==> flow/design.v <==
module cl_builder
#(
    parameter DATA_WIDTH = 32,
    parameter DATA_PER_CL = 16,
    parameter CL_WIDTH = 512,
    parameter EVICTION_POLICY = "ALL_ZEROS"  
)
(
    input logic clk,
    input logic reset,
    input logic evict,
    input logic data_wr,
    input logic [DATA_WIDTH - 1 : 0 ] data_in,
    output logic out_cl_valid,
    output logic [CL_WIDTH - 1 : 0 ] out_cl
);
    logic                       build_data_valid    [DATA_PER_CL];
    logic [DATA_WIDTH - 1 : 0 ] build_cl            [DATA_PER_CL];
    logic [DATA_PER_CL - 1 : 0][DATA_WIDTH - 1 : 0 ] out_cl_elements;
    logic build_cl_full;
    assign build_cl_full = build_data_valid[DATA_PER_CL-1];
    assign out_cl = out_cl_elements;
    always_ff @(posedge clk) begin
        out_cl_valid <= build_cl_full || evict;
        if (data_wr) begin
            build_cl[0]         <= data_in;
            build_data_valid[0] <= 1;
        end
        else if (build_cl_full || evict || reset) begin
            build_data_valid[0] <= 0;
        end
        for (int i = 1; i < DATA_PER_CL; i++) begin
            if (build_cl_full || evict || reset) begin
                build_data_valid[i] <= 0;
            end
            else if (data_wr) begin
                build_data_valid[i] <= build_data_valid[i-1];
            end
            if (data_wr) begin
                build_cl[i] <= build_cl[i-1];
            end
        end
        for (int i = 0; i < DATA_PER_CL; i++) begin
            if (build_data_valid[i]) begin
                out_cl_elements[i] <= build_cl[i];
            end
            else begin
                if (EVICTION_POLICY == "ALL_ZEROS") begin
                    out_cl_elements[i] <= '0;
                end
                else if (EVICTION_POLICY == "ALL_ONES") begin
                    out_cl_elements[i] <= '1;
                end
            end
        end
    end
endmodule
module cl_fifo
#(
    parameter DATA_WIDTH = 512,
    parameter DEPTH = 8,
    parameter COUNT_WIDTH = 3,
    parameter ALM_FULL_DIFF = 4
)
(
    input  logic                      clock,
    input  logic                      sclr,
    input  logic                      wrreq,
    input  logic                      rdreq,
    input  logic [DATA_WIDTH - 1 : 0] data,
    output logic                      empty,
    output logic                      full,
    output logic                      almost_full,
    output logic [DATA_WIDTH - 1 : 0] q
);
    localparam ALM_FULL_VALUE = DEPTH - ALM_FULL_DIFF;
    logic [DATA_WIDTH - 1 : 0] mem [DEPTH];
    logic [COUNT_WIDTH - 1 : 0] wr_ptr;
    logic [COUNT_WIDTH - 1 : 0] rd_ptr;
    logic [COUNT_WIDTH : 0]     count;
    logic do_wr;
    logic do_rd;
    assign empty       = (count == 0);
    assign full        = (count == DEPTH);
    assign almost_full = (count >= ALM_FULL_VALUE);
    assign q           = mem[rd_ptr];
    assign do_wr = wrreq && !full;
    assign do_rd = rdreq && !empty;
    always_ff @(posedge clock) begin
        if (do_wr) begin
            mem[wr_ptr] <= data;
        end
    end
    always_ff @(posedge clock) begin
        if (sclr) begin
            wr_ptr <= '0;
            rd_ptr <= '0;
            count  <= '0;
        end
        else begin
            if (do_wr) begin
                wr_ptr <= (wr_ptr == DEPTH - 1) ? '0 : wr_ptr + 1'b1;
            end
            if (do_rd) begin
                rd_ptr <= (rd_ptr == DEPTH - 1) ? '0 : rd_ptr + 1'b1;
            end
            count <= count + do_wr - do_rd;
        end
    end
endmodule
module buffered_cl_builder
#(
    parameter DATA_WIDTH = 32,
    parameter DATA_PER_CL = 16,
    parameter CL_WIDTH = 512,
    parameter EVICTION_POLICY = "ALL_ZEROS",  
    parameter BUFFER_DEPTH = 8,  
    parameter ALM_FULL_DIFF = 4  
)
(
    input logic clk,
    input logic reset,
    input logic evict,
    input logic data_wr,
    input logic [DATA_WIDTH - 1 : 0 ] data_in,
    input logic cl_rd,
    output logic alm_full,
    output logic out_cl_valid,
    output logic [CL_WIDTH - 1 : 0 ] out_cl
);
    logic clb_out_cl_valid;
    logic [CL_WIDTH - 1 : 0 ] clb_out_cl;
    logic                      fifo_wr_en;
    logic [CL_WIDTH - 1 : 0 ]  fifo_data_in;
    logic                      fifo_empty;
    logic                      fifo_full;
    logic                      fifo_alm_full;
    logic [CL_WIDTH - 1 : 0 ]  fifo_data_out;
    assign out_cl_valid = ~fifo_empty;
    assign out_cl       = fifo_data_out;
    assign alm_full     = fifo_alm_full;
    always_ff @(posedge clk) begin
        fifo_wr_en   <= clb_out_cl_valid;
        fifo_data_in <= clb_out_cl;
    end
    cl_builder #(
        .DATA_WIDTH(DATA_WIDTH),
        .DATA_PER_CL(DATA_PER_CL),
        .CL_WIDTH(CL_WIDTH),
        .EVICTION_POLICY(EVICTION_POLICY)
    ) cl_builder_internal_mod (
        .clk(clk),
        .reset(reset),
        .evict(evict),
        .data_wr(data_wr),
        .data_in(data_in),
        .out_cl_valid(clb_out_cl_valid),
        .out_cl(clb_out_cl)
    );
    cl_fifo #(
        .DATA_WIDTH(CL_WIDTH),
        .DEPTH(BUFFER_DEPTH),
        .COUNT_WIDTH($clog2(BUFFER_DEPTH)),
        .ALM_FULL_DIFF(ALM_FULL_DIFF)
    ) buffer_fifo_mod (
        .clock(clk),
        .sclr(reset),
        .wrreq(fifo_wr_en),
        .rdreq(cl_rd),
        .data(fifo_data_in),
        .empty(fifo_empty),
        .full(fifo_full),
        .almost_full(fifo_alm_full),
        .q(fifo_data_out)
    );
endmodule
Tool chain data of buffered_cl_builder
The steps from the RTL of buffered_cl_builder to its reports follow in flow order.
Line numbers count from 1 in the design file above.
Operators: Yosys type, input widths -> output width; for muxes data width and select width s.
Cell names lack the library's common part.
A cell with - has no value.
- top module: buffered_cl_builder
- clock port: clk
- cell library: sky130hd
- timing corner: tt_025C_1v80

After elaboration
Source: Yosys, flattened and elaborated. Widths are those after wreduce. Print and check cells do not count. Equal cells are merged and count once.
Memory sizes are those after Yosys's memory passes, which may raise the word count (mostly to a power of two), join words into wider ones and drop unused or constant bits.
- cells after elaboration: 78
- noted output and inout port bits: 514
- noted memory bits (writable): 4096
- input port bits: 37
- flip-flop bits (word level) at 1564
- word width x clocked read ports at 512
- memories kept: 1
- memories (memory ; depth ; width ; rd ports ; wr ports ; RTL line ; RTL):
    buffer_fifo_mod.mem ; 8 ; 512 ; 1 ; 1 ; 77 ; logic [DATA_WIDTH - 1 : 0] mem [DEPTH];
- noted $lt $le $gt $ge: 1
- noted bitwise gates (word level): 1
- noted reduce/logical cells: 7
- equality and inequality tests at 3
- add/subtract/negate cells at 4
- multiplexer cells: 7
- operators by type and width (cell ; number):
    $mux 512 ; 1
    $mux 3 ; 5
    $add 3x1->3 const B ; 2
    $eq 3x3->1 const B ; 2
    $add 4x1->4 ; 1
    $sub 4x1->4 ; 1
    $ge 4x3->1 const B ; 1
    $eq 4x4->1 const B ; 1
    $logic_not 4->1 ; 1
    $logic_and 1x1->1 ; 2
    $logic_or 1x1->1 ; 2
    $logic_not 1->1 ; 2
    $not 1->1 ; 1
    $mux 1 ; 1

Depth
Depth = most cells in a row (Yosys ltp): at word level without a register or memory, in the mapped netlist without a sequential cell, where the memories' decode and read muxes count.
- noted word-level depth: 5
- noted ABC_AREA: 1
- depth in mapped cells at 13
- noted gate-level depth less buffers: 13

After synthesis
Source: synth_stat.txt of the flow (Yosys; design flattened, memories mapped). It holds for the ABC_AREA given above (unset counts as 0); a run with the other value may have another netlist.
The area totals of this step are shown rounded.
- sequential part of the area at 0.16 mm2
- standard cells after synthesis at 20492
- synthesis area at 0.22 mm2
- flip-flop cells: 5663
- noted buffer cells: 864
- cell types (type ; number ; total area (um2)):
    edfxtp_1 ; 4608 ; 1.38E+05
    nand2_1 ; 7217 ; 2.71E+04
    dfxtp_1 ; 1055 ; 2.11E+04
    inv_1 ; 4629 ; 1.74E+04
    nand3_1 ; 2051 ; 1.03E+04
    buf_2 ; 468 ; 2.34E+03
    buf_4 ; 115 ; 863.328
    clkbuf_1 ; 202 ; 758.227
    buf_6 ; 47 ; 529.258
    ha_1 ; 10 ; 125.12
    buf_1 ; 30 ; 112.608
    a21oi_1 ; 21 ; 105.101
    nor2_1 ; 17 ; 63.811
    nor3_1 ; 8 ; 40.038
    nand3b_1 ; 4 ; 30.029
    fa_1 ; 1 ; 20.019
    buf_8 ; 1 ; 15.014
    inv_4 ; 2 ; 12.512
Other cell types: 5; their cells: 6.

Worst setup path after synthesis
Path of least setup slack by OpenSTA after synthesis, without wires, with an ideal clock, recovery checks aside; 20% of the period is set as input and as output delay. Where synthesis merged equal registers, the netlist keeps one of their names.
- path kind: flip-flop to flip-flop
- from: reg buffer_fifo_mod.count[2]
- to: mem buffer_fifo_mod.mem[6][0]
- setup slack at -31.311 ns
- delay of the path at 37.310 ns
- period at 6.0 ns
- driving pins on the path: 6
- arrival: 35.290 ns
- noted launch time at the first pin: 0.000 ns
- path buffers: 0
- required time at 3.980 ns
- noted setup time: 2.020 ns
- synthesis period reached: 37.311 ns
"delay of the path" is the arrival time less input delay plus setup time.
"driving pins on the path": output pins that drive a net of the path, with the launching flip-flop's if there is one; two outputs of one cell count as two.
"synthesis period reached" is the clock period less the worst setup slack; recovery checks do not enter. This is arithmetic on one report: input and output delays are still those of the set period (20% each).
Between the ends stands the longest chain of elaborated cells between them, by number of cells; it is not shown to be the way that was timed. Of several equally long chains one is given.
A line is the first line of the expression or statement that the cell stems from. Yosys adds cells for indexed reads and writes and turns some case tables into memories.
The path ends at the enable pin of a flip-flop; only ways to that pin are counted.
- cells stage by stage: dfxtp_1 -> inv_1 -> ha_1 -> nand2_1 -> nand2_1 -> nor3_1
- noted cells in the longest elaborated chain: 4
- elaborated cells on any way between the ends: 5
- RTL lines with such cells at 3
- those cells by class: eq/ne: 1; mux: 2; reduce/logical: 2
- RTL lines, path post-synthesis (item ; RTL line ; RTL):
    from (decl) ; 80 ; logic [COUNT_WIDTH : 0]     count;
    from (assign) ; 98 ; count  <= '0;
    from (assign) ; 107 ; count <= count + do_wr - do_rd;
    $eq 4x4->1 ; 84 ; assign full        = (count == DEPTH);
    $logic_not 1->1 ; 87 ; assign do_wr = wrreq && !full;
    $logic_and 1x1->1 ; 87 ;
    $mux 3 ; 90 ; if (do_wr) begin
    to (decl) ; 77 ; logic [DATA_WIDTH - 1 : 0] mem [DEPTH];

Path in the finished layout
From the final timing report of record 1: the path of least setup slack in the routed layout; clock arrival at registers is part of the times.
- path kind: flip-flop to output port
- from: reg (name not given)
- to: out out_cl[297]
- path buffers: 4
- period at 6.0 ns
- setup slack at 0.13 ns
- arrival: 4.67 ns
- required time at 4.80 ns
- driving pins on the path: 8
- external output delay: 1.20 ns
- noted launch time at the first pin: 1.05 ns
- cells stage by stage: dfxtp_1 -> buf_2 -> inv_2 -> clkbuf_2 -> clkbuf_1 -> nand2_1 -> nand2_1 -> clkdlybuf4s50_1
- RTL lines, path post-layout (item ; RTL line ; RTL):
    to (decl) ; 129 ; output logic [CL_WIDTH - 1 : 0 ] out_cl
No chain of elaborated cells between the ends is given.

# Flow runs of buffered_cl_builder

buffered_cl_builder through Yosys and OpenROAD on sky130hd: 4 stored runs, unordered, with their settings and measured results. The constraints put input and output delay at 20% of the set period each and load the outputs with 0.01 pF.
"total power of the final layout" rests on the timing tool's default activity at the inputs, not on a simulated workload.
Results are given in rounded form.

Record 1

==> flow/run.sh <==
#!/bin/bash
# the make line also repeats the synthesis and layout settings of config.mk as NAME=value (left out here)
make -C /OpenROAD-flow-scripts/flow DESIGN_CONFIG=/design/flow/config.mk WORK_HOME=/design/flow/orfs CLKGATE_MAP_FILE= finish
==> flow/config.mk <==
export PLATFORM = sky130hd
export DESIGN_NAME = buffered_cl_builder
export DESIGN_NICKNAME = buffered_cl_builder
export VERILOG_FILES = /design/flow/design.v
export SDC_FILE = /design/flow/constraint.sdc
export NUM_CORES = 4
export LEC_CHECK = 0
export ABC_AREA = 1
export CAP_MARGIN = 35
export CELL_PAD_IN_SITES_GLOBAL_PLACEMENT = 3
export CORE_MARGIN = 2
export CORE_UTILIZATION = 50
export CTS_CLUSTER_SIZE = 84
export GPL_TIMING_DRIVEN = 0
export HOLD_SLACK_MARGIN = -0.09
export PLACE_DENSITY = 0.77
export SLEW_MARGIN = 15
export SYNTH_MEMORY_MAX_BITS = 8192
==> flow/constraint.sdc <==
create_clock -name core_clock -period 6.0 [get_ports {clk}]
set_input_delay 1.2000 -clock core_clock [delete_from_list [all_inputs] [get_ports {clk}]]
set_output_delay 1.2000 -clock core_clock [all_outputs]
set_load 0.01 [all_outputs]

Measured in record 1:
- worst slack on setup checks: 0.13 ns
- total die area: 0.44 mm2
- total negative setup slack: 0.000 ns
- noted the area of the synthesized netlist: 0.22 mm2
- total power of the final layout: 110,000 uW
- post-layout utilization at 59%
- worst hold slack in the final report at 0.31 ns

Record 2

==> flow/run.sh <==
#!/bin/bash
# the make line also repeats the synthesis and layout settings of config.mk as NAME=value (left out here)
make -C /OpenROAD-flow-scripts/flow DESIGN_CONFIG=/design/flow/config.mk WORK_HOME=/design/flow/orfs CLKGATE_MAP_FILE= finish
==> flow/config.mk <==
export PLATFORM = sky130hd
export DESIGN_NAME = buffered_cl_builder
export DESIGN_NICKNAME = buffered_cl_builder
export VERILOG_FILES = /design/flow/design.v
export SDC_FILE = /design/flow/constraint.sdc
export NUM_CORES = 4
export LEC_CHECK = 0
export ABC_AREA = 0
export CAP_MARGIN = 35
export CELL_PAD_IN_SITES_DETAIL_PLACEMENT = 1
export CELL_PAD_IN_SITES_GLOBAL_PLACEMENT = 3
export CORE_MARGIN = 2
export CORE_UTILIZATION = 50
export CTS_CLUSTER_SIZE = 84
export GPL_TIMING_DRIVEN = 0
export HOLD_SLACK_MARGIN = -0.09
export MAX_ROUTING_LAYER = met4
export MIN_ROUTING_LAYER = met2
export PLACE_DENSITY = 0.77
export SLEW_MARGIN = 35
export SYNTH_MEMORY_MAX_BITS = 8192
==> flow/constraint.sdc <==
create_clock -name core_clock -period 5.95 [get_ports {clk}]
set_input_delay 1.1900 -clock core_clock [delete_from_list [all_inputs] [get_ports {clk}]]
set_output_delay 1.1900 -clock core_clock [all_outputs]
set_load 0.01 [all_outputs]

Measured in record 2:
- worst slack on setup checks: 0.12 ns
- total die area: 0.39 mm2
- total negative setup slack: 0.000 ns
- noted the area of the synthesized netlist: 0.19 mm2
- total power of the final layout: 98,000 uW
- post-layout utilization at 61%
- worst hold slack in the final report at 0.31 ns

Record 3

==> flow/run.sh <==
#!/bin/bash
# the make line also repeats the synthesis and layout settings of config.mk as NAME=value (left out here)
make -C /OpenROAD-flow-scripts/flow DESIGN_CONFIG=/design/flow/config.mk WORK_HOME=/design/flow/orfs CLKGATE_MAP_FILE= finish
==> flow/config.mk <==
export PLATFORM = sky130hd
export DESIGN_NAME = buffered_cl_builder
export DESIGN_NICKNAME = buffered_cl_builder
export VERILOG_FILES = /design/flow/design.v
export SDC_FILE = /design/flow/constraint.sdc
export NUM_CORES = 4
export LEC_CHECK = 0
export ABC_AREA = 0
export CAP_MARGIN = 35
export CELL_PAD_IN_SITES_DETAIL_PLACEMENT = 1
export CELL_PAD_IN_SITES_GLOBAL_PLACEMENT = 2
export CORE_MARGIN = 2
export CORE_UTILIZATION = 50
export CTS_CLUSTER_DIAMETER = 121
export CTS_CLUSTER_SIZE = 32
export GPL_TIMING_DRIVEN = 0
export HOLD_SLACK_MARGIN = -0.09
export MAX_ROUTING_LAYER = met4
export MIN_ROUTING_LAYER = met1
export PLACE_DENSITY = 0.77
export SLEW_MARGIN = 5
export SYNTH_MEMORY_MAX_BITS = 8192
==> flow/constraint.sdc <==
create_clock -name core_clock -period 6.04 [get_ports {clk}]
set_input_delay 1.2080 -clock core_clock [delete_from_list [all_inputs] [get_ports {clk}]]
set_output_delay 1.2080 -clock core_clock [all_outputs]
set_load 0.01 [all_outputs]

Measured in record 3:
- worst slack on setup checks: 0.21 ns
- total die area: 0.39 mm2
- total negative setup slack: 0.000 ns
- noted the area of the synthesized netlist: 0.19 mm2
- total power of the final layout: 77,000 uW
- post-layout utilization at 57%
- worst hold slack in the final report at 0.32 ns

Record 4

==> flow/run.sh <==
#!/bin/bash
# the make line also repeats the synthesis and layout settings of config.mk as NAME=value (left out here)
make -C /OpenROAD-flow-scripts/flow DESIGN_CONFIG=/design/flow/config.mk WORK_HOME=/design/flow/orfs CLKGATE_MAP_FILE= finish
==> flow/config.mk <==
export PLATFORM = sky130hd
export DESIGN_NAME = buffered_cl_builder
export DESIGN_NICKNAME = buffered_cl_builder
export VERILOG_FILES = /design/flow/design.v
export SDC_FILE = /design/flow/constraint.sdc
export NUM_CORES = 4
export LEC_CHECK = 0
export CAP_MARGIN = 20
export CORE_MARGIN = 2
export CORE_UTILIZATION = 50
export SLEW_MARGIN = 20
export SYNTH_MEMORY_MAX_BITS = 8192
==> flow/constraint.sdc <==
create_clock -name core_clock -period 5.38 [get_ports {clk}]
set_input_delay 1.0760 -clock core_clock [delete_from_list [all_inputs] [get_ports {clk}]]
set_output_delay 1.0760 -clock core_clock [all_outputs]
set_load 0.01 [all_outputs]

Measured in record 4:
- worst slack on setup checks: 0.32 ns
- total die area: 0.39 mm2
- total negative setup slack: 0.000 ns
- noted the area of the synthesized netlist: 0.19 mm2
- total power of the final layout: 100,000 uW
- post-layout utilization at 59%
- worst hold slack in the final report at 0.30 ns
